==> flow/design.v <==
module TCAM_TOP (
        input                   CLK
       ,input                   RESET
       ,input                   SEARCH
       ,input                   SETTING
       ,input   [DATA_BITS-1:0] KEY
       ,input   [IDWID-1:0]     SETTING_ID
       ,input   [MASKWID-1:0]   SETTING_MASKID
       ,input   [IDWID-1:0]     SETTING_PRIORITY
       ,output  [IDWID-1:0]     RULEID
       ,output                  SETTING_COMPLETE
       ,output                  SEARCH_COMPLETE
       ,output                  MISMATCH
       ,input                     DDR3_AVL_INIT
       ,input   [SDRAM_DATA-1:0]  DDR3_AVL_READDATA
       ,input                     DDR3_AVL_WAITREQUEST
       ,input                     DDR3_AVL_READDATAVALID
       ,output                    DDR3_AVL_READ
       ,output                    DDR3_AVL_WRITE
       ,output  [SDRAM_ADDR-1:0]  DDR3_AVL_ADDRESS
       ,output  [SDRAM_DATA-1:0]  DDR3_AVL_WRITEDATA
       ,output                    DDR3_AVL_BURSTCOUNT
       ,output                    DDR3_AVL_INITCOMPLETE
	);
    parameter   DATA_BITS = 128;  
    parameter   FRAGMENTS = 8;	 
    parameter   FRAG_BITS = 3;	 
    parameter   IDWID     = 16;   
    parameter   MASKWID   = 18;
    parameter   SDRAM_ADDR = 19;
    parameter   SDRAM_DATA = 256;
    localparam  FRAG_WID  = (DATA_BITS/FRAGMENTS);
    localparam  ADDR_WID  = FRAG_BITS+FRAG_WID;
    localparam  PRIOWID   = IDWID;
    localparam  KWID      = DATA_BITS;
    localparam  SEGWID    = 2+IDWID+MASKWID+KWID+PRIOWID;  
    wire [ DATA_BITS-1:0 ] in_key      = KEY;
    wire [     IDWID-1:0 ] in_id       = SETTING_ID;
    wire [   MASKWID-1:0 ] in_maskid   = SETTING_MASKID;
    wire [   PRIOWID-1:0 ] in_priority = SETTING_PRIORITY;
    wire                 w_read;
    wire                 w_write;
    wire  [ADDR_WID-1:0] w_address;
    wire  [  SEGWID-1:0] w_readdata;
    wire  [  SEGWID-1:0] w_writedata;
    wire                 w_waitrequest;
    wire                 w_readdatavalid;
    TCAM_CONTROLLER
    #( 
        .DATA_BITS            ( DATA_BITS ), 
        .FRAGMENTS            ( FRAGMENTS ), 
        .FRAG_BITS            ( FRAG_BITS ), 
        .IDWID                ( IDWID     ),
        .MASKWID              ( MASKWID   )
    )    
    TCAM_TOP_INST    
    (
        .CLK                  ( CLK              ),
        .RESET                ( RESET            ),
        .SEARCH               ( SEARCH           ),   
        .SETTING              ( SETTING          ),   
        .KEY                  ( in_key           ),   
        .SETTING_ID           ( in_id            ),   
        .SETTING_MASKID       ( in_maskid        ),   
        .SETTING_PRIORITY     ( in_priority      ),   
        .RULEID               ( RULEID           ),   
        .SETTING_COMPLETE     ( SETTING_COMPLETE ),   
        .SEARCH_COMPLETE      ( SEARCH_COMPLETE  ),   
        .MISMATCH             ( MISMATCH         ),   
        .SDRAM_READ           ( w_read           ),
        .SDRAM_WRITE          ( w_write          ),
        .SDRAM_ADDRESS        ( w_address        ),
        .SDRAM_READDATA       ( w_readdata       ),
        .SDRAM_WRITEDATA      ( w_writedata      ),
        .SDRAM_WAITREQUEST    ( w_waitrequest    ),
        .SDRAM_READDATAVALID  ( w_readdatavalid  )
    );
    SDRAM_CONTROLLER  
    #(
        .ADDR_WID                   ( SDRAM_ADDR ),
        .DATA_WID                   ( SDRAM_DATA )
    )	
    SDRAM_CONTROLLER_INST 
    (
        .CLK                        ( CLK                    ),
        .RESET                      ( RESET                  ),
        .AVM_M0_WAITREQUEST         ( DDR3_AVL_WAITREQUEST   ),
        .AVM_M0_READDATA            ( DDR3_AVL_READDATA      ),
        .AVM_M0_READDATAVALID       ( DDR3_AVL_READDATAVALID ),
        .AVM_M0_READ                ( DDR3_AVL_READ          ),
        .AVM_M0_WRITE               ( DDR3_AVL_WRITE         ),
        .AVM_M0_WRITEDATA           ( DDR3_AVL_WRITEDATA     ),
        .AVM_M0_ADDRESS             ( DDR3_AVL_ADDRESS       ),	
        .AVM_M0_BURSTCOUNT          ( DDR3_AVL_BURSTCOUNT    ),
        .AVM_S0_INIT                ( DDR3_AVL_INIT          ),   
        .AVM_S0_READ                ( w_read                 ),   
        .AVM_S0_WRITE               ( w_write                ),   
        .AVM_S0_ADDRESS             ( w_address              ),   
        .AVM_S0_WRITEDATA           ( w_writedata            ),   
        .AVM_S0_READDATA            ( w_readdata             ),   
        .AVM_S0_WAITREQUEST         ( w_waitrequest          ),   
        .AVM_S0_READDATAVALID       ( w_readdatavalid        ),   
        .AVM_S0_INITCOMPLETE        ( DDR3_AVL_INITCOMPLETE  )    
    );
endmodule
module TCAM_CONTROLLER  (
        input                       CLK
       ,input                       RESET
       ,input                       SEARCH
       ,input                       SETTING
       ,input     [    KWID-1:0 ]   KEY
       ,input     [   IDWID-1:0 ]   SETTING_ID
       ,input     [ MASKWID-1:0 ]   SETTING_MASKID
       ,input     [ PRIOWID-1:0 ]   SETTING_PRIORITY
       ,output    [   IDWID-1:0 ]   RULEID
       ,output                      SETTING_COMPLETE
       ,output                      SEARCH_COMPLETE
       ,output                      MISMATCH
       ,input     [   SEGWID-1:0 ]  SDRAM_READDATA
       ,input                       SDRAM_WAITREQUEST
       ,input                       SDRAM_READDATAVALID
       ,output                      SDRAM_READ
       ,output                      SDRAM_WRITE
       ,output    [ ADDR_WID-1:0 ]  SDRAM_ADDRESS
       ,output    [   SEGWID-1:0 ]  SDRAM_WRITEDATA
	);
    parameter   DATA_BITS = 10;  
    parameter   FRAGMENTS = 5;	 
    parameter   FRAG_BITS = 3;	 
    parameter   IDWID     = 2;   
    parameter   MASKWID   = 5;
    localparam  FRAG_WID  = (DATA_BITS/FRAGMENTS);
    localparam  ADDR_WID  = FRAG_BITS+FRAG_WID;
    localparam  PRIOWID   = IDWID;
    localparam  KWID      = DATA_BITS;
    localparam  SEGWID    = 2+IDWID+MASKWID+KWID+PRIOWID;  
    reg                  search_en_sync1;
    reg                  setting_en_sync1;
    reg  [   KWID-1:0]	 key_sync1;
    reg  [  IDWID-1:0]	 setting_id_sync1;
    reg  [MASKWID-1:0]   setting_maskid_sync1;
    reg  [PRIOWID-1:0]   setting_priority_sync1;
    always @(posedge CLK or posedge RESET)
    begin 
        if (RESET) begin 
            key_sync1              <= 0;
            search_en_sync1        <= 0;
            setting_en_sync1       <= 0;
            setting_id_sync1       <= 0;
            setting_maskid_sync1   <= 0;
            setting_priority_sync1 <= 0;
        end 
        else begin
            key_sync1		       <= KEY;
            search_en_sync1        <= SEARCH;
            setting_en_sync1       <= SETTING;
            setting_id_sync1       <= SETTING_ID;
            setting_maskid_sync1   <= SETTING_MASKID;
            setting_priority_sync1 <= SETTING_PRIORITY;
        end
    end
    wire                    w_cntl_searchcomplete;	
    wire                    w_cntl_searchdatavalid;
    wire    [SEGWID-1:0] 	w_confirm_segment;
    wire                    w_compare_complete;
    segment_engine  
    #( 
        .DATA_BITS                  ( DATA_BITS ), 
        .FRAGMENTS                  ( FRAGMENTS ), 
        .FRAG_BITS                  ( FRAG_BITS ), 
        .IDWID                      ( IDWID     ),
        .MASKWID                    ( MASKWID   )
    ) 
    SEGMENTATION_INST   
    (
        .clk                        ( CLK                    ),
        .reset                      ( RESET                  ), 
        .i_search                   ( search_en_sync1        ),
        .i_setting                  ( setting_en_sync1       ),
        .i_key                      ( key_sync1              ),
        .i_setting_id               ( setting_id_sync1       ),
        .i_setting_maskid           ( setting_maskid_sync1   ),
        .i_setting_priority         ( setting_priority_sync1 ),
        .o_search_complete          ( w_cntl_searchcomplete  ),
        .o_setting_complete			( SETTING_COMPLETE       ),
        .o_cntl_m0_searchdatavalid  ( w_cntl_searchdatavalid ),
        .i_sdram_readdata           ( SDRAM_READDATA         ),
        .i_sdram_waitrequest        ( SDRAM_WAITREQUEST      ),
        .i_sdram_readdatavalid		( SDRAM_READDATAVALID    ),
        .o_sdram_read               ( SDRAM_READ             ),
        .o_sdram_write              ( SDRAM_WRITE            ),
        .o_sdram_address            ( SDRAM_ADDRESS          ),
        .o_sdram_writedata          ( SDRAM_WRITEDATA        )
    );
    wire [  IDWID-1:0] w_mask_confirm_id;
    wire [MASKWID-1:0] w_mask_confirm_maskid;
    wire [PRIOWID-1:0] w_mask_confirm_priority;
    wire [   KWID-1:0] w_mask_confirm_key;
    wire               w_mask_confirm_id_update;
    wire               w_mask_complete;
    mask_engine 
    #( 
        .DATA_BITS                  ( DATA_BITS ), 
        .FRAGMENTS                  ( FRAGMENTS ), 
        .FRAG_BITS                  ( FRAG_BITS ), 
        .IDWID                      ( IDWID     ),
        .MASKWID                    ( MASKWID   )
    )
    MASK_ENGINE_INST   
    (
        .clk                        ( CLK                      ),
        .reset                      ( RESET                    ),
        .i_sdram_readdata           ( SDRAM_READDATA           ),
        .o_id                       ( w_mask_confirm_id        ),
        .o_maskid                   ( w_mask_confirm_maskid    ),
        .o_confirm_key              ( w_mask_confirm_key       ),
        .o_priority                 ( w_mask_confirm_priority  ),
        .i_cntl_s0_searchdatavalid  ( w_cntl_searchdatavalid   ),
        .i_segment_complete         ( w_cntl_searchcomplete    ),
        .o_id_update                ( w_mask_confirm_id_update ),
        .o_mask_complete            ( w_mask_complete          )
    );
    wire [KWID-1:0] w_pp_key6;
    ffxkclkx #(6,KWID) pp_search_key (CLK,RESET,key_sync1,w_pp_key6);
    wire [  IDWID-1:0]  w_confirm_prio_ruleid;
    wire [PRIOWID-1:0]  w_confirm_prio_priority;
    wire                w_confirm_complete;
    wire                w_confirm_prio_valid;
    confirm_engine 
    #( 
        .DATA_BITS                  ( DATA_BITS ), 
        .FRAGMENTS                  ( FRAGMENTS ), 
        .FRAG_BITS                  ( FRAG_BITS ), 
        .IDWID                      ( IDWID     ),
        .MASKWID                    ( MASKWID   )
    )
    CONFIRM_ENGINE_INST   
    (
        .clk                        ( CLK                      ),
        .reset                      ( RESET                    ),
        .i_key                      ( w_pp_key6                ),
        .i_id                       ( w_mask_confirm_id        ),
        .i_maskid                   ( w_mask_confirm_maskid    ),
        .i_priority                 ( w_mask_confirm_priority  ),
        .i_confirm_key              ( w_mask_confirm_key       ),
        .o_confirm_ruleid           ( w_confirm_prio_ruleid    ),
        .o_confirm_priority         ( w_confirm_prio_priority  ),
        .i_id_update                ( w_mask_confirm_id_update ),     
        .i_mask_complete            ( w_mask_complete          ),
        .o_confirm_complete         ( w_confirm_complete       ), 
        .o_confirm_valid            ( w_confirm_prio_valid     )
    );
    priority_engine 
    #( 
        .DATA_BITS                  ( DATA_BITS ), 
        .FRAGMENTS                  ( FRAGMENTS ), 
        .FRAG_BITS                  ( FRAG_BITS ), 
        .IDWID                      ( IDWID     ),
        .MASKWID                    ( MASKWID   )
    )
    PRIORITY_ENGINE_INST    
    (   
        .clk                        ( CLK                     ),
        .reset                      ( RESET                   ),
        .i_confirm_ruleid           ( w_confirm_prio_ruleid   ),
        .i_confirm_priority         ( w_confirm_prio_priority ),
        .o_final_id                 ( RULEID                  ), 
        .o_mismatch                 ( MISMATCH                ),
        .i_confirm_valid            ( w_confirm_prio_valid    ),
        .i_confirm_complete         ( w_confirm_complete      ),
        .o_priority_complete        ( SEARCH_COMPLETE         )
    );
endmodule
module SDRAM_CONTROLLER (
        input 		                CLK
       ,input 		                RESET
       ,input                       AVM_M0_WAITREQUEST
       ,input       [DATA_WID-1:0]	AVM_M0_READDATA
       ,input                       AVM_M0_READDATAVALID
       ,output                      AVM_M0_READ
       ,output                      AVM_M0_WRITE
       ,output reg  [DATA_WID-1:0]	AVM_M0_WRITEDATA
       ,output reg  [ADDR_WID-1:0]	AVM_M0_ADDRESS
       ,output      [        10:0]  AVM_M0_BURSTCOUNT
       ,input                       AVM_S0_INIT
       ,input                       AVM_S0_READ
       ,input                       AVM_S0_WRITE
       ,input       [ADDR_WID-1:0]  AVM_S0_ADDRESS
       ,input       [DATA_WID-1:0]  AVM_S0_WRITEDATA
       ,output reg  [DATA_WID-1:0]  AVM_S0_READDATA
       ,output                      AVM_S0_INITCOMPLETE
       ,output                      AVM_S0_WAITREQUEST
       ,output                      AVM_S0_READDATAVALID
	);
    parameter ADDR_WID = 27;
    parameter DATA_WID = 32;
    localparam IDLE  = 2'd0;
    localparam INIT  = 2'd1;
    localparam READ  = 2'd2;
    localparam WRITE = 2'd3;
    reg [ADDR_WID-1:0] 	avs_address_sync1;
    reg [DATA_WID-1:0] 	avs_writedata_sync1;
    reg 				avs_init_sync1;
    reg 				avs_read_sync1;
    reg 				avs_write_sync1;
    always @(posedge CLK or posedge RESET)
    begin 
        if (RESET) begin 
            avs_init_sync1  	<= 0;
            avs_read_sync1  	<= 0;
            avs_write_sync1 	<= 0;
            avs_address_sync1 	<= 0;
            avs_writedata_sync1 <= 0;
        end 
        else begin 
            avs_init_sync1  	<= AVM_S0_INIT;
            avs_read_sync1  	<= AVM_S0_READ;
            avs_write_sync1 	<= AVM_S0_WRITE;
            avs_address_sync1 	<= AVM_S0_ADDRESS;
            avs_writedata_sync1 <= AVM_S0_WRITEDATA;
        end
    end
    wire [ADDR_WID-1:0] max_address;
    assign max_address = {ADDR_WID{1'b1}};
    wire max_avm_address;
    assign max_avm_address = (AVM_M0_ADDRESS == max_address) ? 1'b1 : 1'b0;
    reg [3:0] wr_burst_count;
    reg drv_status_waitrequest;
    reg drv_status_init_complete;
    reg drv_status_readdatavalid;
    reg [1:0] current_state;
    always @(posedge CLK or posedge RESET) 	 
    begin 
        if (RESET) begin
            current_state <= IDLE;
            drv_status_init_complete <= 0;
        end
        else begin
            case (current_state)
                IDLE : begin
                    drv_status_waitrequest   <= 1'b0;
                    drv_status_readdatavalid <= 1'b1;
                    if (avs_init_sync1 == 1) begin
                        AVM_M0_ADDRESS   <= 0;
                        AVM_M0_WRITEDATA <= 0;
                        wr_burst_count 	 <= 0;
                        current_state 	 <= INIT;	 
                        drv_status_init_complete <= 0;
                    end
                    else if (avs_read_sync1 == 1) begin 
                        AVM_M0_ADDRESS <= avs_address_sync1;
                        drv_status_readdatavalid <= 1'b0;
                        current_state  <= READ;	 
                    end 
                    else if (avs_write_sync1 == 1) begin
                        AVM_M0_ADDRESS   <= avs_address_sync1;
                        AVM_M0_WRITEDATA <= avs_writedata_sync1;
                        current_state    <= WRITE;  
                    end
                    else begin
                        AVM_M0_ADDRESS   <= AVM_M0_ADDRESS;
                        AVM_M0_WRITEDATA <= AVM_M0_WRITEDATA;
                        current_state <= IDLE; 	 
                    end
                end
                INIT : begin
                    drv_status_waitrequest <= 1'b1;
                    if (!AVM_M0_WAITREQUEST & !max_avm_address) begin 
                        if (wr_burst_count == 0) begin 
                            AVM_M0_ADDRESS <= AVM_M0_ADDRESS + 1;
                            wr_burst_count <= 0;
                        end
                        else begin 
                            wr_burst_count <= wr_burst_count + 1;
                        end
                    end
                    else if (!AVM_M0_WAITREQUEST & max_avm_address) begin 
                        if (wr_burst_count == 0) begin 
                            drv_status_init_complete <= 1;
                            current_state <= IDLE;	 
                        end
                        else begin 
                            wr_burst_count <= wr_burst_count + 1;
                        end
                    end
                    else begin 
                        wr_burst_count <= wr_burst_count + 1;
                    end 
                end
                READ : begin
                    drv_status_waitrequest <= 1'b1;
                    if (!AVM_M0_WAITREQUEST & !AVM_M0_READDATAVALID) begin
                        current_state <= READ;	 
                    end
                    else if (!AVM_M0_WAITREQUEST & AVM_M0_READDATAVALID) begin
                        drv_status_readdatavalid <= 1'b1;
                        current_state <= IDLE; 
                    end
                    else begin
                        current_state <= READ;  
                    end
                end
                WRITE : begin
                    drv_status_waitrequest <= 1'b1;
                    if (!AVM_M0_WAITREQUEST)	current_state <= IDLE;
                    else 						current_state <= WRITE;  
                end 
                default : begin 
                    current_state <= current_state;
                end 
            endcase
        end
    end 
    assign AVM_M0_BURSTCOUNT = 1;
    assign AVM_M0_WRITE = ((current_state==WRITE || current_state==INIT) && RESET==0) ? 1'b1 : 1'b0;
    assign AVM_M0_READ  = (current_state==READ && RESET==0) ? 1'b1 : 1'b0;
    assign AVM_S0_WAITREQUEST   = drv_status_waitrequest;
    assign AVM_S0_INITCOMPLETE  = drv_status_init_complete;
    assign AVM_S0_READDATAVALID = drv_status_readdatavalid;
    always @(posedge CLK or posedge RESET) 
    begin 
        if 		(RESET)					AVM_S0_READDATA <= 0;
        else if (AVM_M0_READDATAVALID)	AVM_S0_READDATA <= AVM_M0_READDATA;
        else 							AVM_S0_READDATA <= AVM_S0_READDATA;
    end 
endmodule
module segment_engine (
        input 					clk
       ,input 					reset
       ,input                   i_search
       ,input                   i_setting
       ,input   [   KWID-1:0]   i_key
       ,input   [MASKWID-1:0]   i_setting_maskid
       ,input   [PRIOWID-1:0]   i_setting_priority
       ,input   [  IDWID-1:0]   i_setting_id
       ,output                  o_search_complete
       ,output                  o_setting_complete
       ,output                  o_cntl_m0_searchdatavalid
       ,input   [ SEGWID-1:0]   i_sdram_readdata
       ,input                   i_sdram_waitrequest
       ,input                   i_sdram_readdatavalid
       ,output                  o_sdram_read
       ,output                  o_sdram_write
       ,output  [ADDR_WID-1:0]  o_sdram_address
       ,output  [  SEGWID-1:0]  o_sdram_writedata
	);
    parameter   DATA_BITS = 10;  
    parameter   FRAGMENTS = 5;	 
    parameter   FRAG_BITS = 3;	 
    parameter   IDWID     = 2;   
    parameter   MASKWID   = 5;
    localparam  FRAG_WID  = (DATA_BITS/FRAGMENTS);
    localparam  ADDR_WID  = FRAG_BITS+FRAG_WID;
    localparam  PRIOWID   = IDWID;
    localparam  KWID      = DATA_BITS;
    localparam  SEGWID    = 2+IDWID+MASKWID+KWID+PRIOWID;  
	reg 				search_en_sync1;
	reg 				setting_en_sync1;
	reg   [   KWID-1:0]	key_sync1;
	reg   [  IDWID-1:0]	setting_id_sync1;
	reg	  [MASKWID-1:0]	setting_maskid_sync1;
    reg   [PRIOWID-1:0] setting_priority_sync1;
	always @(posedge clk or posedge reset)
	begin 
		if (reset) begin 
			key_sync1 		  	   <= 0;
			search_en_sync1   	   <= 0;
			setting_en_sync1  	   <= 0;
			setting_id_sync1  	   <= 0;
			setting_maskid_sync1   <= 0;
            setting_priority_sync1 <= 0;
		end 
		else begin
			key_sync1		       <= i_key;
			search_en_sync1        <= i_search;
			setting_en_sync1       <= i_setting;
			setting_id_sync1       <= i_setting_id;
			setting_maskid_sync1   <= i_setting_maskid;
            setting_priority_sync1 <= i_setting_priority;
		end
	end 
    wire					w_cntl_load;
    wire 					w_cntl_modify;
    wire					w_cntl_shift;
    wire 					w_cntl_search;
    wire 					w_cntl_modify_done;
    wire   [ADDR_WID-1:0]	w_fragment_key;
    fragmentation  
    #( 
        .DATA_BITS                 ( DATA_BITS          ), 
        .FRAGMENTS                 ( FRAGMENTS          ), 
        .FRAG_BITS                 ( FRAG_BITS          ), 
        .IDWID                     ( IDWID              ),
        .MASKWID                   ( MASKWID            )
    )
    FRAGMENT_INST  
    (
        .clk	                   ( clk                ),
        .reset                     ( reset              ),
        .i_key                     ( key_sync1          ),
        .o_fragment_key            ( w_fragment_key     ),
        .i_load				       ( w_cntl_load        ),
        .i_shift                   ( w_cntl_shift       )
    );
    segment_controller 
    #( 
        .FRAGMENTS                 ( FRAGMENTS                 )  
    )	
    SEGMENT_CONTROLLER_INST   
    (
        .clk                       ( clk                       ),
        .reset                     ( reset                     ), 
        .i_search_enable           ( search_en_sync1           ),
        .i_setting_enable          ( setting_en_sync1          ),
        .o_sdram_read              ( o_sdram_read              ),
        .o_sdram_write             ( o_sdram_write             ),
        .i_sdram_waitrequest       ( i_sdram_waitrequest       ),
        .i_sdram_readdatavalid     ( i_sdram_readdatavalid     ),
        .o_cntl_m0_load            ( w_cntl_load               ),
        .o_cntl_m0_modify          ( w_cntl_modify             ),
        .o_cntl_m0_shift           ( w_cntl_shift              ),
        .i_cntl_m0_modify_done     ( w_cntl_modify_done        ),
        .o_cntl_m0_searchdatavalid ( o_cntl_m0_searchdatavalid ),
        .o_search_complete         ( o_search_complete         ),
        .o_setting_complete        ( o_setting_complete        )
    );
    segment_datapath  
    #( 
        .DATA_BITS                 ( DATA_BITS              ), 
        .FRAGMENTS                 ( FRAGMENTS              ), 
        .FRAG_BITS                 ( FRAG_BITS              ), 
        .IDWID                     ( IDWID                  ),
        .MASKWID                   ( MASKWID                )
    )	
    SEGMENT_DATAPATH_INST  
    (
        .clk					   ( clk                    ),
        .reset					   ( reset                  ), 
        .i_setting_id		       ( setting_id_sync1       ),
        .i_setting_key		       ( key_sync1              ),
        .i_setting_maskid		   ( setting_maskid_sync1   ),
        .i_setting_priority        ( setting_priority_sync1 ),
        .i_fragment_key            ( w_fragment_key         ),
        .i_sdram_readdata          ( i_sdram_readdata       ),		
        .o_sdram_writedata		   ( o_sdram_writedata      ),
        .o_sdram_segment_address   ( o_sdram_address        ), 
        .i_cntl_s0_modify          ( w_cntl_modify          ),
        .o_cntl_s0_modify_done     ( w_cntl_modify_done     )
    );
endmodule
module segment_controller (
        input 		 clk
       ,input 		 reset
       ,input 		 i_search_enable
       ,input		 i_setting_enable
       ,input 		 i_sdram_waitrequest
       ,input 		 i_sdram_readdatavalid
       ,output 	reg	 o_sdram_read
       ,output 	reg	 o_sdram_write
       ,input 		 i_cntl_m0_modify_done
       ,output  	 o_cntl_m0_load
       ,output 	reg  o_cntl_m0_modify
       ,output	reg  o_cntl_m0_shift
       ,output  reg  o_cntl_m0_searchdatavalid
       ,output       o_search_complete
       ,output       o_setting_complete
	);
    parameter  FRAGMENTS = 5;	 
    localparam IDLE        = 4'b0000;  
    localparam SHIFT       = 4'b0001;  
    localparam STABLE_RD_1 = 4'b0010;  
    localparam STABLE_RD_2 = 4'b0011;  
    localparam READ        = 4'b0100;  
    localparam MODIFY      = 4'b0101;  
    localparam STABLE_WR   = 4'b0110;  
    localparam WRITE       = 4'b0111;  
    localparam COUNT       = 4'b1000;  
	reg search_mode;
	reg setting_mode;
	reg [3:0] loop_count;  
	reg [3:0] current_state; 
	always @(posedge clk or posedge reset)
	begin 
		if (reset) begin
			loop_count    <= FRAGMENTS;
			search_mode   <= 0;
			setting_mode  <= 0;
			current_state <= IDLE;
			o_sdram_read     <= 0;
			o_sdram_write    <= 0;
			o_cntl_m0_shift  <= 0;
			o_cntl_m0_modify <= 0;
			o_cntl_m0_searchdatavalid <= 0;
		end
		else begin 
			case (current_state) 
				IDLE : begin
					o_sdram_read     <= 0;
					o_sdram_write    <= 0;
					o_cntl_m0_shift  <= 0;
					o_cntl_m0_modify <= 0;
					o_cntl_m0_searchdatavalid <= 0;
					search_mode <= 0;
					setting_mode <= 0;
					loop_count <= FRAGMENTS;
					if (i_setting_enable) begin
						setting_mode  <= 1'b1;   
						current_state <= SHIFT;	 
					end 
					else if (i_search_enable) begin 
						search_mode    <= 1'b1;   
						current_state  <= SHIFT;  
					end 
					else begin 
						current_state <= IDLE;	 
					end 
				end 
				SHIFT : begin 
					o_cntl_m0_shift <= 1'b1;
					current_state <= STABLE_RD_1;  
				end 
				STABLE_RD_1 : begin
					o_cntl_m0_shift <= 1'b0;
					current_state <= STABLE_RD_2;
				end
				STABLE_RD_2 : begin
					current_state <= READ;
				end
				READ : begin
					o_sdram_read    <= 1'b1;  
					if (i_sdram_waitrequest & !i_sdram_readdatavalid) begin 
						o_sdram_read    <= 1'b0;  
						current_state <= READ;  
					end
					else if (i_sdram_waitrequest & i_sdram_readdatavalid & setting_mode) begin
						o_sdram_read    <= 1'b0;  
						current_state <= MODIFY;  
					end
					else if (i_sdram_waitrequest & i_sdram_readdatavalid & search_mode) begin
						o_sdram_read    <= 1'b0;  
						o_cntl_m0_searchdatavalid <= 1'b1;  
						current_state <= COUNT;  
					end 
					else begin 
						current_state <= READ;  
					end 
				end 
				MODIFY : begin
					o_cntl_m0_modify <= 1'b1;  
					if (i_cntl_m0_modify_done == 1) begin 
						o_cntl_m0_modify <= 1'b0;
						current_state  <= STABLE_WR;  
					end 
					else begin
						current_state <= MODIFY;  
					end 
				end 
				STABLE_WR : begin
					o_cntl_m0_modify <= 1'b0;
					current_state <= WRITE;
				end 
				WRITE : begin
					o_sdram_write    <= 1'b1;
					if 	  (i_sdram_waitrequest) 	current_state <= COUNT;	 
					else 						current_state <= WRITE;
				end 
				COUNT : begin
					o_sdram_read  <= 1'b0;
					o_sdram_write <= 1'b0;
					o_cntl_m0_searchdatavalid <= 1'b0;
					if (loop_count > 1) begin 
						loop_count <= loop_count - 1;
						current_state <= SHIFT;  
					end 
					else begin 
						current_state <= IDLE;  
					end 
				end
				default : begin
					current_state <= current_state;
				end	 
			endcase 
		end 
	end
	assign o_cntl_m0_load 	  = (current_state==IDLE & reset==0) ? 1'b1 : 1'b0;
	assign o_search_complete  = (search_mode==0 	 & reset==0) ? 1'b1 : 1'b0;
	assign o_setting_complete = (setting_mode==0 	 & reset==0) ? 1'b1 : 1'b0;
endmodule 
module segment_datapath (
        input                   clk
       ,input                   reset
       ,input   [  IDWID-1:0]   i_setting_id
       ,input   [   KWID-1:0]   i_setting_key
       ,input   [MASKWID-1:0]   i_setting_maskid
       ,input   [PRIOWID-1:0]   i_setting_priority
       ,input   [ SEGWID-1:0]   i_sdram_readdata    
       ,output  [ SEGWID-1:0]   o_sdram_writedata   
       ,input   [ADDR_WID-1:0]	i_fragment_key
       ,output  [ADDR_WID-1:0]	o_sdram_segment_address  
       ,input                   i_cntl_s0_modify
       ,output                  o_cntl_s0_modify_done
    );
    parameter	DATA_BITS = 10;  
    parameter 	FRAGMENTS = 5;	 
    parameter 	FRAG_BITS = 3;	 
    parameter	IDWID     = 2;   
    parameter   MASKWID   = 5;
    localparam 	FRAG_WID  = (DATA_BITS/FRAGMENTS);
    localparam 	ADDR_WID  = FRAG_BITS+FRAG_WID;
    localparam  PRIOWID   = IDWID;
    localparam 	KWID	  = DATA_BITS;
    localparam 	SEGWID	  = 2+IDWID+MASKWID+KWID+PRIOWID;  
    reg [SEGWID-1:0] sdram_readdata;
    always @(posedge clk or posedge reset)
    begin 
        if (reset) begin 
            sdram_readdata <= 0;
        end
        else begin 
            sdram_readdata <= i_sdram_readdata;
        end 
    end 
    addresspath_orientator 
    #( 
        .DATA_BITS                ( DATA_BITS          ), 
        .FRAGMENTS                ( FRAGMENTS          ), 
        .FRAG_BITS                ( FRAG_BITS          )
    )  
    ADDRESS_ORIENTATOR_INST   
    (
        .clk                      (clk),
        .reset                    (reset), 
        .i_fragment_key           (i_fragment_key),
        .o_sdram_segment_address  (o_sdram_segment_address)  
    );
    status_generator 
    #( 
        .DATA_BITS             ( DATA_BITS            ), 
        .FRAGMENTS             ( FRAGMENTS            ), 
        .FRAG_BITS             ( FRAG_BITS            ), 
        .IDWID                 ( IDWID                ),
        .MASKWID               ( MASKWID              )
    )
    STATUS_GENERATOR_INST   
    (
        .clk                   ( clk                   ),
        .reset                 ( reset                 ), 
        .i_modify              ( i_cntl_s0_modify      ),
        .i_setting_id          ( i_setting_id          ),
        .i_setting_key         ( i_setting_key         ),
        .i_setting_maskid      ( i_setting_maskid      ),  
        .i_setting_priority    ( i_setting_priority    ),
        .i_sdram_readdata      ( sdram_readdata        ),
        .o_sdram_writedata     ( o_sdram_writedata     ),  
        .o_modify_complete     ( o_cntl_s0_modify_done )
    );
endmodule
module addresspath_orientator (
        input						clk,
        input 						reset, 
        input		[ADDR_WID-1:0]	i_fragment_key,
        output 	reg [ADDR_WID-1:0]	o_sdram_segment_address  
	);
    parameter	DATA_BITS = 10;  
    parameter 	FRAGMENTS = 5;	 
    parameter 	FRAG_BITS = 3;	 
    localparam 	FRAG_WID  = (DATA_BITS/FRAGMENTS);
    localparam 	ADDR_WID  = FRAG_BITS+FRAG_WID;
	always @(posedge clk or posedge reset)
	begin 
		if   (reset)	o_sdram_segment_address <= 0;
		else 			o_sdram_segment_address <= i_fragment_key;
	end
endmodule
module status_generator (
        input			            clk
       ,input 			            reset 
       ,input 						i_modify
       ,input       [    KWID-1:0 ] i_setting_key
       ,input  		[   IDWID-1:0 ]	i_setting_id
       ,input 		[ MASKWID-1:0 ]	i_setting_maskid
       ,input       [ PRIOWID-1:0 ] i_setting_priority
       ,input		[  SEGWID-1:0 ]	i_sdram_readdata
       ,output 	reg	[  SEGWID-1:0 ]	o_sdram_writedata
       ,output 	 					o_modify_complete
	);
    parameter   DATA_BITS = 10;  
    parameter   FRAGMENTS = 5;	 
    parameter   FRAG_BITS = 3;	 
    parameter   IDWID     = 2;   
    parameter   MASKWID   = 5;
    localparam  FRAG_WID  = (DATA_BITS/FRAGMENTS);
    localparam  ADDR_WID  = FRAG_BITS+FRAG_WID;
    localparam  PRIOWID   = IDWID;
    localparam  KWID      = DATA_BITS;
    localparam  SEGWID    = 2+IDWID+MASKWID+KWID+PRIOWID;  
    localparam IDLE     = 0;
    localparam MODIFY   = 1;
    localparam COMPLETE = 2;
    wire cell_empty;
    assign cell_empty = ~i_sdram_readdata[SEGWID-2];
    reg [		1:0] current_state;
    reg [SEGWID-1:0] writedata_mod;
    reg				 reg_modify_complete;
    always @(posedge clk or posedge reset) 
    begin 
        if (reset) begin
            writedata_mod <= 0;
            current_state <= IDLE;
            reg_modify_complete	<= 0;
        end
        else begin 
            case (current_state)
                IDLE : begin
                    reg_modify_complete <= 1'b0;
                    if   (i_modify)	current_state <= MODIFY;  
                    else            current_state <= IDLE;  
                end 
                MODIFY : begin
                    reg_modify_complete <= 1'b0;
                    if (cell_empty) begin 
                        writedata_mod <= {2'b01, i_setting_id, i_setting_maskid, i_setting_key, i_setting_priority};
                        reg_modify_complete <= 1'b1;
                        current_state <= COMPLETE;	 
                    end
                    else begin 
                        writedata_mod <= {2'b11, i_sdram_readdata[SEGWID-3:0]};
                        reg_modify_complete <= 1'b1;
                        current_state <= COMPLETE;	 
                    end 
                end 
                COMPLETE : begin 
                    reg_modify_complete <= 1'b1;
                    current_state <= IDLE;  
                end 
                default : begin 
                    writedata_mod <= writedata_mod;
                end 
            endcase 
        end 
    end
    always @(posedge clk or posedge reset)
    begin 
        if (reset) begin 
            o_sdram_writedata <= 0;
        end 
        else if (reg_modify_complete) begin 
            o_sdram_writedata <= writedata_mod;
        end
        else begin 
            o_sdram_writedata <= o_sdram_writedata;
        end 
    end 
    assign o_modify_complete = reg_modify_complete;
endmodule
module fragmentation (
        input                       clk
       ,input                       reset
       ,input       [    KWID-1:0]  i_key
       ,output reg  [ADDR_WID-1:0]  o_fragment_key
       ,input                       i_load
       ,input                       i_shift
	);
    parameter   DATA_BITS = 10;  
    parameter   FRAGMENTS = 5;	 
    parameter   FRAG_BITS = 3;	 
    parameter   IDWID     = 2;   
    parameter   MASKWID   = 5;
    localparam  FRAG_WID  = (DATA_BITS/FRAGMENTS);
    localparam  ADDR_WID  = FRAG_BITS+FRAG_WID;
    localparam  PRIOWID   = IDWID;
    localparam  KWID      = DATA_BITS;
    localparam  SEGWID    = 2+IDWID+MASKWID+KWID+PRIOWID;  
    wire [FRAG_WID-1:0] zeros;
    assign zeros = {FRAG_WID{1'b0}};
    reg [     KWID-1:0] shift_register;
    reg [FRAG_BITS-1:0] prefix_address;
    always @(posedge clk or posedge reset)
    begin 
        if (reset) begin
            o_fragment_key <= 0;		
            shift_register <= 0;
            prefix_address <= 0;
        end 
        else if (i_load) begin 
            shift_register <= i_key;
            prefix_address <= 0;
        end
        else if (i_shift) begin
            prefix_address <= prefix_address + 1;
            o_fragment_key <= {prefix_address, shift_register[FRAG_WID-1:0]};
            shift_register <= {zeros, shift_register[KWID-1:FRAG_WID]};
        end 
        else begin
            prefix_address <= prefix_address;
            shift_register <= shift_register; 
        end
    end 
endmodule
module mask_engine (
        input                         clk
       ,input                         reset
       ,input       [  SEGWID-1:0 ]   i_sdram_readdata    
       ,output      [   IDWID-1:0 ]   o_id
       ,output      [ MASKWID-1:0 ]   o_maskid
       ,output      [    KWID-1:0 ]   o_confirm_key
       ,output      [ PRIOWID-1:0 ]   o_priority
       ,input                         i_cntl_s0_searchdatavalid
       ,input                         i_segment_complete
       ,output                        o_id_update
       ,output                        o_mask_complete
    );
    parameter	DATA_BITS = 10;  
    parameter 	FRAGMENTS = 5;	 
    parameter 	FRAG_BITS = 3;	 
    parameter	IDWID     = 2;   
    parameter   MASKWID   = 5;
    localparam  PRIOWID   = IDWID;
    localparam 	KWID	  = DATA_BITS;
    localparam 	SEGWID	  = 2+IDWID+MASKWID+KWID+PRIOWID;  
    reg               r_id_valid;
    reg [  IDWID-1:0] r_id;
    reg [MASKWID-1:0] r_maskid;
    reg [   KWID-1:0] r_confirm_key;
    reg [PRIOWID-1:0] r_priority;
    always @(posedge clk or posedge reset)
    begin 
        if (reset) begin 
            r_id_valid    <= 'h0;
            r_id          <= 'h0;
            r_maskid      <= 'h0;
            r_priority    <= 'h0;
            r_confirm_key <= 'h0;
        end
        else if (i_cntl_s0_searchdatavalid) begin
            r_id_valid    <= (~i_sdram_readdata[SEGWID-1] & i_sdram_readdata[SEGWID-2]);  
            r_id          <= i_sdram_readdata[       SEGWID-3:KWID+MASKWID+PRIOWID ];
            r_maskid      <= i_sdram_readdata[ KWID+MASKWID+PRIOWID-1:KWID+PRIOWID ];
            r_confirm_key <= i_sdram_readdata[ KWID+PRIOWID-1:PRIOWID ];
            r_priority    <= i_sdram_readdata[      PRIOWID-1:0            ];
        end 
    end
    reg r_searchdatavalid_sync1;
    always @(posedge clk or posedge reset)
    begin 
        if (reset)  r_searchdatavalid_sync1 <= 0;
        else        r_searchdatavalid_sync1 <= i_cntl_s0_searchdatavalid;
    end 
    wire p_searchdatavalid; 
    assign p_searchdatavalid = (i_cntl_s0_searchdatavalid & ~r_searchdatavalid_sync1);
    reg r_segment_complete_sync1;
    always @(posedge clk or posedge reset)
    begin 
        if   (reset) r_segment_complete_sync1 <= 0;
        else         r_segment_complete_sync1 <= i_segment_complete;
    end 
    wire p_segment_complete;
    assign p_segment_complete = (i_segment_complete & ~r_segment_complete_sync1);
    wire p_segment_processing;
    assign p_segment_processing = (~i_segment_complete & r_segment_complete_sync1);
    reg [        1:0] ro_id_valid;
    reg [  IDWID-1:0] ro_id;
    reg [MASKWID-1:0] ro_maskid;
    reg [   KWID-1:0] ro_confirm_key;
    reg [PRIOWID-1:0] ro_priority;
    always @(posedge clk or posedge reset)
    begin 
        if (reset) begin 
            ro_id          <= 'h0;
            ro_maskid      <= 'h0;
            ro_priority    <= 'h0;
            ro_confirm_key <= 'h0;
        end
        else if (p_segment_complete) begin 
            ro_id          <= 'h0;
            ro_maskid      <= 'h0;
            ro_priority    <= 'h0;
            ro_confirm_key <= 'h0;
        end
        else if (r_id_valid) begin 
            ro_id          <= r_id;
            ro_maskid      <= r_maskid;
            ro_priority    <= r_priority;
            ro_confirm_key <= r_confirm_key;
        end  
        else begin 
            ro_id          <= ro_id;
            ro_maskid      <= ro_maskid;
            ro_priority    <= ro_priority;
            ro_confirm_key <= ro_confirm_key;
        end 
    end
    assign o_id          = ro_id;            
    assign o_maskid      = ro_maskid;     
    assign o_priority    = ro_priority;   
    assign o_confirm_key = ro_confirm_key;
    wire w_new_id;
    assign w_new_id = ~p_segment_complete & p_searchdatavalid & r_id_valid;
    reg ro_id_update;
    always @(posedge clk or posedge reset)
    begin 
        if      ( reset        )  ro_id_update <= 1'b0;
        else if ( w_new_id     )  ro_id_update <= 1'b1;
        else if ( ro_id_update )  ro_id_update <= 1'b0;
        else                      ro_id_update <= ro_id_update;
    end 
    assign o_id_update = ro_id_update;
    reg ro_mask_complete;
    always @(posedge clk or posedge reset)
    begin 
        if      ( reset                )  ro_mask_complete <= 1'b0;
        else if ( p_segment_complete   )  ro_mask_complete <= 1'b1;
        else if ( p_segment_processing )  ro_mask_complete <= 1'b0;
        else                              ro_mask_complete <= ro_mask_complete;
    end
    assign o_mask_complete = ro_mask_complete;
endmodule
module confirm_engine (
        input                       clk
       ,input                       reset
       ,input   [     KWID-1:0 ]    i_key
       ,input   [    IDWID-1:0 ]    i_id
       ,input   [  MASKWID-1:0 ]    i_maskid
       ,input   [  PRIOWID-1:0 ]    i_priority
       ,input   [     KWID-1:0 ]    i_confirm_key
       ,output  [    IDWID-1:0 ] 	o_confirm_ruleid
       ,output  [  PRIOWID-1:0 ]    o_confirm_priority
       ,input                       i_id_update       
       ,input                       i_mask_complete
       ,output                      o_confirm_complete
       ,output                      o_confirm_valid
	);
    parameter   DATA_BITS = 10;  
    parameter   FRAGMENTS = 5;	 
    parameter   FRAG_BITS = 3;	 
    parameter   IDWID     = 2;   
    parameter   MASKWID   = 5;
    localparam  FRAG_WID  = (DATA_BITS/FRAGMENTS);
    localparam  PRIOWID   = IDWID;
    localparam  KWID      = DATA_BITS;
    localparam  SEGWID    = 2+IDWID+MASKWID+KWID+PRIOWID;  
    localparam  CNFM_WID  = (DATA_BITS/MASKWID);
    reg r_mask_complete_sync1;
    always @(posedge clk or posedge reset)
    begin 
        if   (reset) r_mask_complete_sync1 <= 0;
        else         r_mask_complete_sync1 <= i_mask_complete;
    end 
    wire p_mask_complete;
    assign p_mask_complete = (i_mask_complete & ~r_mask_complete_sync1);
    wire p_mask_processing;
    assign p_mask_processing = (~i_mask_complete & r_mask_complete_sync1);
    reg [   KWID-1:0] r_key;
    reg [  IDWID-1:0] r_id;
    reg [MASKWID-1:0] r_maskid;
    reg [   KWID-1:0] r_confirm_key;
    reg [PRIOWID-1:0] r_priority; 
    always @(posedge clk or posedge reset)
    begin 
        if (reset) begin 
            r_key         <= 'h0;
            r_id          <= 'h0;
            r_maskid      <= 'h0;
            r_priority    <= 'h0;
            r_confirm_key <= 'h0;
        end 
        else if (p_mask_complete) begin 
            r_key         <= i_key;
            r_id          <= 'h0;
            r_maskid      <= 'h0;
            r_priority    <= 'h0;
            r_confirm_key <= 'h0;
        end 
        else if (i_id_update) begin 
            r_key         <= i_key;
            r_id          <= i_id;
            r_maskid      <= i_maskid;
            r_priority    <= i_priority;
            r_confirm_key <= i_confirm_key;
        end 
        else begin 
            r_key         <= r_key;
            r_id          <= r_id;
            r_maskid      <= r_maskid;
            r_priority    <= r_priority;
            r_confirm_key <= r_confirm_key;
        end 
    end 
    reg [MASKWID-1:0] r_id_match_vector;
    generate 
        genvar mask_idx;
    for (mask_idx = 0; mask_idx < MASKWID; mask_idx=mask_idx+1)
        begin: mask_bit
            always @(posedge clk or posedge reset)
            begin 
                if (reset) begin
                    r_id_match_vector[mask_idx] <= 0;
                end 
                else begin 
                    r_id_match_vector[mask_idx] <= (r_maskid[mask_idx]) ? 1'b1 : (r_confirm_key[(CNFM_WID+(CNFM_WID*mask_idx)-1):(CNFM_WID*mask_idx)] == r_key[(CNFM_WID+(CNFM_WID*mask_idx)-1):(CNFM_WID*mask_idx)]);
                end
            end
        end
    endgenerate
    wire w_id_match;
    assign w_id_match = &r_id_match_vector;
    reg [  IDWID-1:0] ro_confirm_ruleid;
    reg [PRIOWID-1:0] ro_confirm_priority;
    reg               ro_confirm_valid;
    always @(posedge clk or posedge reset)
    begin 
        if      ( reset      )  ro_confirm_ruleid <= 'h0;
        else if ( w_id_match )  ro_confirm_ruleid <= r_id;   
        else                    ro_confirm_ruleid <= ro_confirm_ruleid;
    end
    always @(posedge clk or posedge reset)
    begin 
        if      ( reset      )  ro_confirm_priority <= 'h0;
        else if ( w_id_match )  ro_confirm_priority <= r_priority; 
        else                    ro_confirm_priority <= ro_confirm_priority;
    end 
    always @(posedge clk or posedge reset) 
    begin 
        if      ( reset            )  ro_confirm_valid <= 1'b0;
        else if ( w_id_match       )  ro_confirm_valid <= 1'b1;
        else if ( ro_confirm_valid )  ro_confirm_valid <= 1'b0;
        else                          ro_confirm_valid <= ro_confirm_valid;
    end 
    assign o_confirm_ruleid   = ro_confirm_ruleid;
    assign o_confirm_priority = ro_confirm_priority;
    assign o_confirm_valid    = ro_confirm_valid;
    reg ro_confirm_complete; 
    always @(posedge clk or posedge reset)
    begin 
        if      ( reset             ) ro_confirm_complete <= 1'b0;
        else if ( p_mask_complete   ) ro_confirm_complete <= 1'b1;
        else if ( p_mask_processing ) ro_confirm_complete <= 1'b0;
        else                          ro_confirm_complete <= ro_confirm_complete;
    end 
    assign o_confirm_complete = ro_confirm_complete;
endmodule
module priority_engine (
        input                   clk
       ,input                   reset
       ,input  [   IDWID-1:0 ]  i_confirm_ruleid
       ,input  [ PRIOWID-1:0 ]  i_confirm_priority
       ,output [   IDWID-1:0 ]  o_final_id
       ,output                  o_mismatch
       ,input                   i_confirm_valid
       ,input                   i_confirm_complete
       ,output                  o_priority_complete
    );
    parameter	DATA_BITS = 10;  
    parameter 	FRAGMENTS = 5;	 
    parameter 	FRAG_BITS = 3;	 
    parameter	IDWID     = 2;   
    parameter   MASKWID   = 5;
    localparam  PRIOWID   = IDWID;
    localparam  KWID      = DATA_BITS;
    localparam  SEGWID    = 2+IDWID+MASKWID+KWID+PRIOWID;  
    reg r_confirm_complete_sync1;
    always @(posedge clk or posedge reset)
    begin 
        if   (reset) r_confirm_complete_sync1 <= 0;
        else         r_confirm_complete_sync1 <= i_confirm_complete;
    end 
    wire p_confirm_complete;
    assign p_confirm_complete = (i_confirm_complete & ~r_confirm_complete_sync1);
    wire p_confirm_processing; 
    assign p_confirm_processing = (~i_confirm_complete & r_confirm_complete_sync1);
    reg [  IDWID-1:0] r_confirm_ruleid;
    reg [PRIOWID-1:0] r_confirm_priority;
    always @(posedge clk or posedge reset)
    begin 
        if (reset) begin 
            r_confirm_ruleid   <= 'h0;
            r_confirm_priority <= 'h0;
        end 
        else if (i_confirm_complete) begin 
            r_confirm_ruleid   <= 'h0;
            r_confirm_priority <= 'h0;
        end
        else if (i_confirm_valid) begin 
            r_confirm_ruleid   <= i_confirm_ruleid;
            r_confirm_priority <= i_confirm_priority;
        end  
        else begin 
            r_confirm_ruleid   <= r_confirm_ruleid;  
            r_confirm_priority <= r_confirm_priority;
        end 
    end 
    wire w_id_select; 
    assign w_id_select = (r_confirm_priority > r_stored_priority) ? 1'b1 : 1'b0;
    reg [  IDWID-1:0] r_stored_id; 
    reg [PRIOWID-1:0] r_stored_priority;
    always @(posedge clk or posedge reset)
    begin 
        if (reset) begin 
            r_stored_id       <= 'h0;
            r_stored_priority <= 'h0;
        end 
        else if (p_confirm_complete) begin 
            r_stored_id       <= 'h0;
            r_stored_priority <= 'h0;
        end
        else if (w_id_select) begin 
            r_stored_id       <= r_confirm_ruleid;
            r_stored_priority <= r_confirm_priority;
        end
        else begin 
            r_stored_id       <= r_stored_id;
            r_stored_priority <= r_stored_priority;      
        end 
    end 
    wire w_id_match;
    assign w_id_match = ( i_confirm_valid & ~i_confirm_complete );
    reg ro_mismatch;
    always @(posedge clk or posedge reset)
    begin 
        if      ( reset              ) ro_mismatch <= 1'b1;  
        else if ( p_confirm_complete ) ro_mismatch <= 1'b1;
        else if ( w_id_match         ) ro_mismatch <= 1'b0;
        else                           ro_mismatch <= ro_mismatch;
    end
    assign o_mismatch = ro_mismatch;
    reg ro_priority_complete;
    always @(posedge clk or posedge reset)
    begin 
        if      ( reset                )  ro_priority_complete <= 1'b0;
        else if ( p_confirm_complete   )  ro_priority_complete <= 1'b1;
        else if ( p_confirm_processing )  ro_priority_complete <= 1'b0;
        else                              ro_priority_complete <= 1'b0;
    end
    assign o_priority_complete = ro_priority_complete;
    reg [IDWID-1:0] ro_final_id;
    always @(posedge clk or posedge reset)
    begin 
        if   ( reset )  ro_final_id <= 'h0;
        else            ro_final_id <= r_stored_id;    
    end 
    assign o_final_id = ro_final_id;
endmodule
module ffxkclk
    (
     clk,
     rst,
     idat,
     odat
     );
parameter           K = 3;     
input               clk,
                    rst;
input               idat;
output              odat;
wire                odat;
reg [K-1:0]         shift_dat;
wire [K:0]          shift_in;
assign              shift_in = {shift_dat,idat};
always @ (posedge clk)
    begin
    shift_dat <= shift_in[K-1:0];
    end
assign odat = shift_dat[K-1];
endmodule 
module ffxkclkx
    (
     clk,
     rst,
     idat,
     odat
     );
parameter           K = 3;   
parameter           W = 10;  
input               clk;
input               rst;
input [W-1:0]       idat;
output [W-1:0]      odat;
wire [W-1:0]        odat;
generate
    genvar bit_idx;
for (bit_idx=0;bit_idx<W;bit_idx=bit_idx+1'b1)
    begin: i_bit
    ffxkclk #(K)    flxodat (clk,rst,idat[bit_idx],odat[bit_idx]);
    end
endgenerate
endmodule 
# Tool chain data of TCAM_TOP
# The steps from the RTL of TCAM_TOP to its reports follow in flow order.
# Line numbers count from 1 in the design file above.
# The mark n/a stands for no value.
# design
top_module	TCAM_TOP
clock	CLK
lib	sky130hd
pvt_corner	tt_025C_1v80

# Elaborated design
# Source: Yosys, flattened and elaborated, memories not mapped. Widths are those after wreduce. Registers that Yosys merges into a memory's read port (data or address) are not register bits. Print and check cells do not count.
# bits
ff_bits	3303
out_inout_bits	298
word_cells	479
input_bits	441
# op_classes
reduce_logical	46
logic	34
add_sub_neg	4
muxes	129
cmp	2
equal	46
# op_table
operator	n
two-way mux 126 bit	6
two-way mux 256 bit	2
two-way mux 16 bit	16
two-way mux 128 bit	2
two-way mux 180 bit	1
equality test 7 bit	18
two-way mux 19 bit	5
two-way mux 18 bit	4
two-way mux 1 bit	55
two-way mux 4 bit	11
case mux 19 bit (select 2 bit)	1
case mux 4 bit (select 9 bit)	1
nonzero test 2 bit	17
AND 1 bit	21
AND reduction 4 bit	5
two-way mux 2 bit	10
adder 19 x 1 -> 19 bit (second input constant)	1
equality test 19 bit (second input constant)	1
AND reduction 18 bit	1
case mux 1 bit (select 2 bit)	9
> comparator 16 bit	1
!= test 2 x 1 -> 1 bit (second input constant)	8
equality test 4 x 3 -> 1 bit (second input constant)	4
case mux 4 bit (select 2 bit)	2
NOT 1 bit	13
AND reduction 5 bit	2
nonzero test 9 bit	1
!= test 2 bit (second input constant)	4
# Not listed: further kinds 24, cells in them 39.

# Logic depth
# Longest topological path by Yosys (ltp), each cell counted once; first at word level (registers and memories cut), then after technology mapping (sequential cells cut; the memories' decode and read muxes count).
# logic_depth
word_depth	8
abc_area	0
depth_mapped	9

# Netlist
# The flow's flattened synthesis, as Yosys stat reports it; memories are mapped. The netlist is that of the ABC_AREA named above (0 if unset); the other value can give another one.
# by_type
type	n
sky130_fd_sc_hd__dfrtp_1	2269
sky130_fd_sc_hd__dfxtp_1	756
sky130_fd_sc_hd__mux2i_1	709
sky130_fd_sc_hd__mux2_2	625
sky130_fd_sc_hd__edfxtp_1	205
sky130_fd_sc_hd__nor2_1	593
sky130_fd_sc_hd__nand2_1	318
sky130_fd_sc_hd__nor2b_1	185
sky130_fd_sc_hd__a21oi_1	191
sky130_fd_sc_hd__clkbuf_1	201
sky130_fd_sc_hd__xor2_1	81
sky130_fd_sc_hd__mux2_1	59
sky130_fd_sc_hd__xnor2_1	67
sky130_fd_sc_hd__buf_4	78
sky130_fd_sc_hd__buf_2	97
sky130_fd_sc_hd__o21ai_0	87
sky130_fd_sc_hd__o21ai_1	72
sky130_fd_sc_hd__ha_1	24
# Not listed: further types 33, cells in them 194.
# mapped
mapped_area_um2	103962.2
sequential_area_um2	78201.3
stdcells	6811
ffs	3235
buf_cells	389
# By module: a second synthesis without flattening, with its own total; a netlist apart from the flattened one above.
# hier_totals
hier_cells	7126
area_unflattened_um2	112978.4
# Each row is one instance without its submodules.
# by_module
module	instances	cells	area_um2
SDRAM_CONTROLLER	1	1549	27637.8
ffxkclk (K=6)	128	6	120.1
status_generator	1	1167	15061.9
confirm_engine	1	1097	15043.2
mask_engine	1	963	14367.5
fragmentation	1	609	6702.7
TCAM_CONTROLLER	1	181	4508.1
segment_datapath	1	181	4508.1
segment_engine	1	181	4508.1
priority_engine	1	333	3926.3
segment_controller (FRAGMENTS=8)	1	76	857.1
addresspath_orientator	1	20	479.2
TCAM_TOP	1	1	3.8
ffxkclkx	1	0	0.0

# Worst setup path after synthesis
# Path of least setup slack by OpenSTA after synthesis, without wires, with an ideal clock, recovery checks aside; 20% of the period is set as input and as output delay. Where synthesis merged equal registers, the netlist keeps one of their names.
# synth_timing
kind	in2reg
startpoint	input port RESET
endpoint	register SDRAM_CONTROLLER_INST.drv_status_waitrequest
n_path_buf	1
period_ns	10.0
input_delay_ns	2.000
arrival_ns	48.927
t_required_ns	7.254
driving_pins	2
path_delay_ns	49.673
path_slack_ns	-41.673
t_first_pin_ns	2.000
period_less_setup_slack_ns	51.673
# "path_delay_ns" is the arrival time less input delay plus setup time.
# "driving_pins" counts driving pins, that of a launching flip-flop among them; a cell with two outputs on the path counts twice.
# "period_less_setup_slack_ns" is the clock period less the worst setup slack; recovery checks do not enter. This is arithmetic on one report: input and output delays are still those of the set period (20% each).
# At most two assigning lines are given for a register; there are more.
# synth_via
cell_sequence	sky130_fd_sc_hd__buf_2 -> sky130_fd_sc_hd__inv_1
elab_chain_cells	0
# synth_lines
item	line	source
from (decl)	3	,input                   RESET
to (assign)	341	drv_status_waitrequest   <= 1'b0;
to (assign)	367	drv_status_waitrequest <= 1'b1;
to (decl)	328	reg drv_status_waitrequest;

# Worst path after layout
# From the final timing report of entry A: the path of least setup slack in the routed layout; clock arrival at registers is part of the times.
# layout_timing
kind	in2out
startpoint	input port RESET
endpoint	output port DDR3_AVL_READ
path_slack_ns	2.32
period_ns	6.54
t_first_pin_ns	1.31
input_delay_ns	1.31
n_path_buf	2
output_delay_ns	1.31
arrival_ns	2.91
driving_pins	3
t_required_ns	5.23
# The rows between start and end are the longest chain of elaborated cells between them; the timing report does not say that the signal goes this way. Where chains are equally long, one stands for them.
# A line is the first line of the expression or statement that the cell stems from. Yosys adds cells for indexed reads and writes and turns some case tables into memories.
# layout_via
cell_sequence	sky130_fd_sc_hd__clkdlybuf4s50_1 -> sky130_fd_sc_hd__nor2b_1 -> sky130_fd_sc_hd__clkdlybuf4s50_1
elab_chain_cells	3
# layout_lines
item	line	source
from (decl)	3	,input                   RESET
NOT 1 bit	416	assign AVM_M0_READ  = (current_state==READ && RESET==0) ? 1'b1 : 1'b0;
logical AND 1 bit	416
two-way mux 1 bit	416
to (decl)	18	,output                    DDR3_AVL_READ

# Measured results for TCAM_TOP: 4 stored runs of the Yosys and OpenROAD flow on sky130hd. The settings differ; the order carries no meaning. The constraints put input and output delay at 20% of the set period each and load the outputs with 0.01 pF.
# "clock_period_reached_ns" means the clock period less the worst setup slack. The figure is calculated, with input and output delays left at 20% of the set period.
# By "power_mw" is meant OpenSTA's value without simulated activity: inputs other than the clock are taken to toggle once in ten clock periods, and the tool carries that through the logic.
# Among the settings, n/a means not set for that run.
run name	ABC_AREA	CAP_MARGIN	CORE_UTILIZATION	GPL_TIMING_DRIVEN	MAX_ROUTING_LAYER	PLACE_DENSITY_LB_ADDON	SETUP_SLACK_MARGIN	period_ns	CORE_MARGIN	SLEW_MARGIN	CTS_CLUSTER_DIAMETER	GPL_ROUTABILITY_DRIVEN	MIN_ROUTING_LAYER	CORE_ASPECT_RATIO	CTS_CLUSTER_SIZE	timing.setup.tns_ns	design.die.area_um2	synthesis_area_um2	utilization_pct	power_mw	clock_period_reached_ns	timing.hold.ws_ns	final_cell_area_um2	setup_ws_ns
entry A	0	20	46	1	met4	0.25	0.54	6.54	2	20	n/a	n/a	n/a	n/a	n/a	0.000	229824.0	103962.2	55.2	42.054	4.219	0.285	123954.0	2.321
entry B	n/a	20	15	n/a	n/a	0.15	n/a	3.43	2	35	318	1	met2	n/a	n/a	0.000	699757.0	103962.2	19.7	87.471	3.086	0.114	136098.0	0.344
entry C	n/a	20	63	n/a	n/a	n/a	n/a	5.62	2	20	n/a	n/a	n/a	n/a	n/a	0.000	168285.0	103962.2	74.3	47.630	3.890	0.304	122153.0	1.730
entry D	0	20	40	n/a	met4	n/a	n/a	10.0	9	10	n/a	n/a	met2	0.53	58	0.000	279513.0	103962.2	48.0	26.925	5.498	0.299	123283.0	4.502
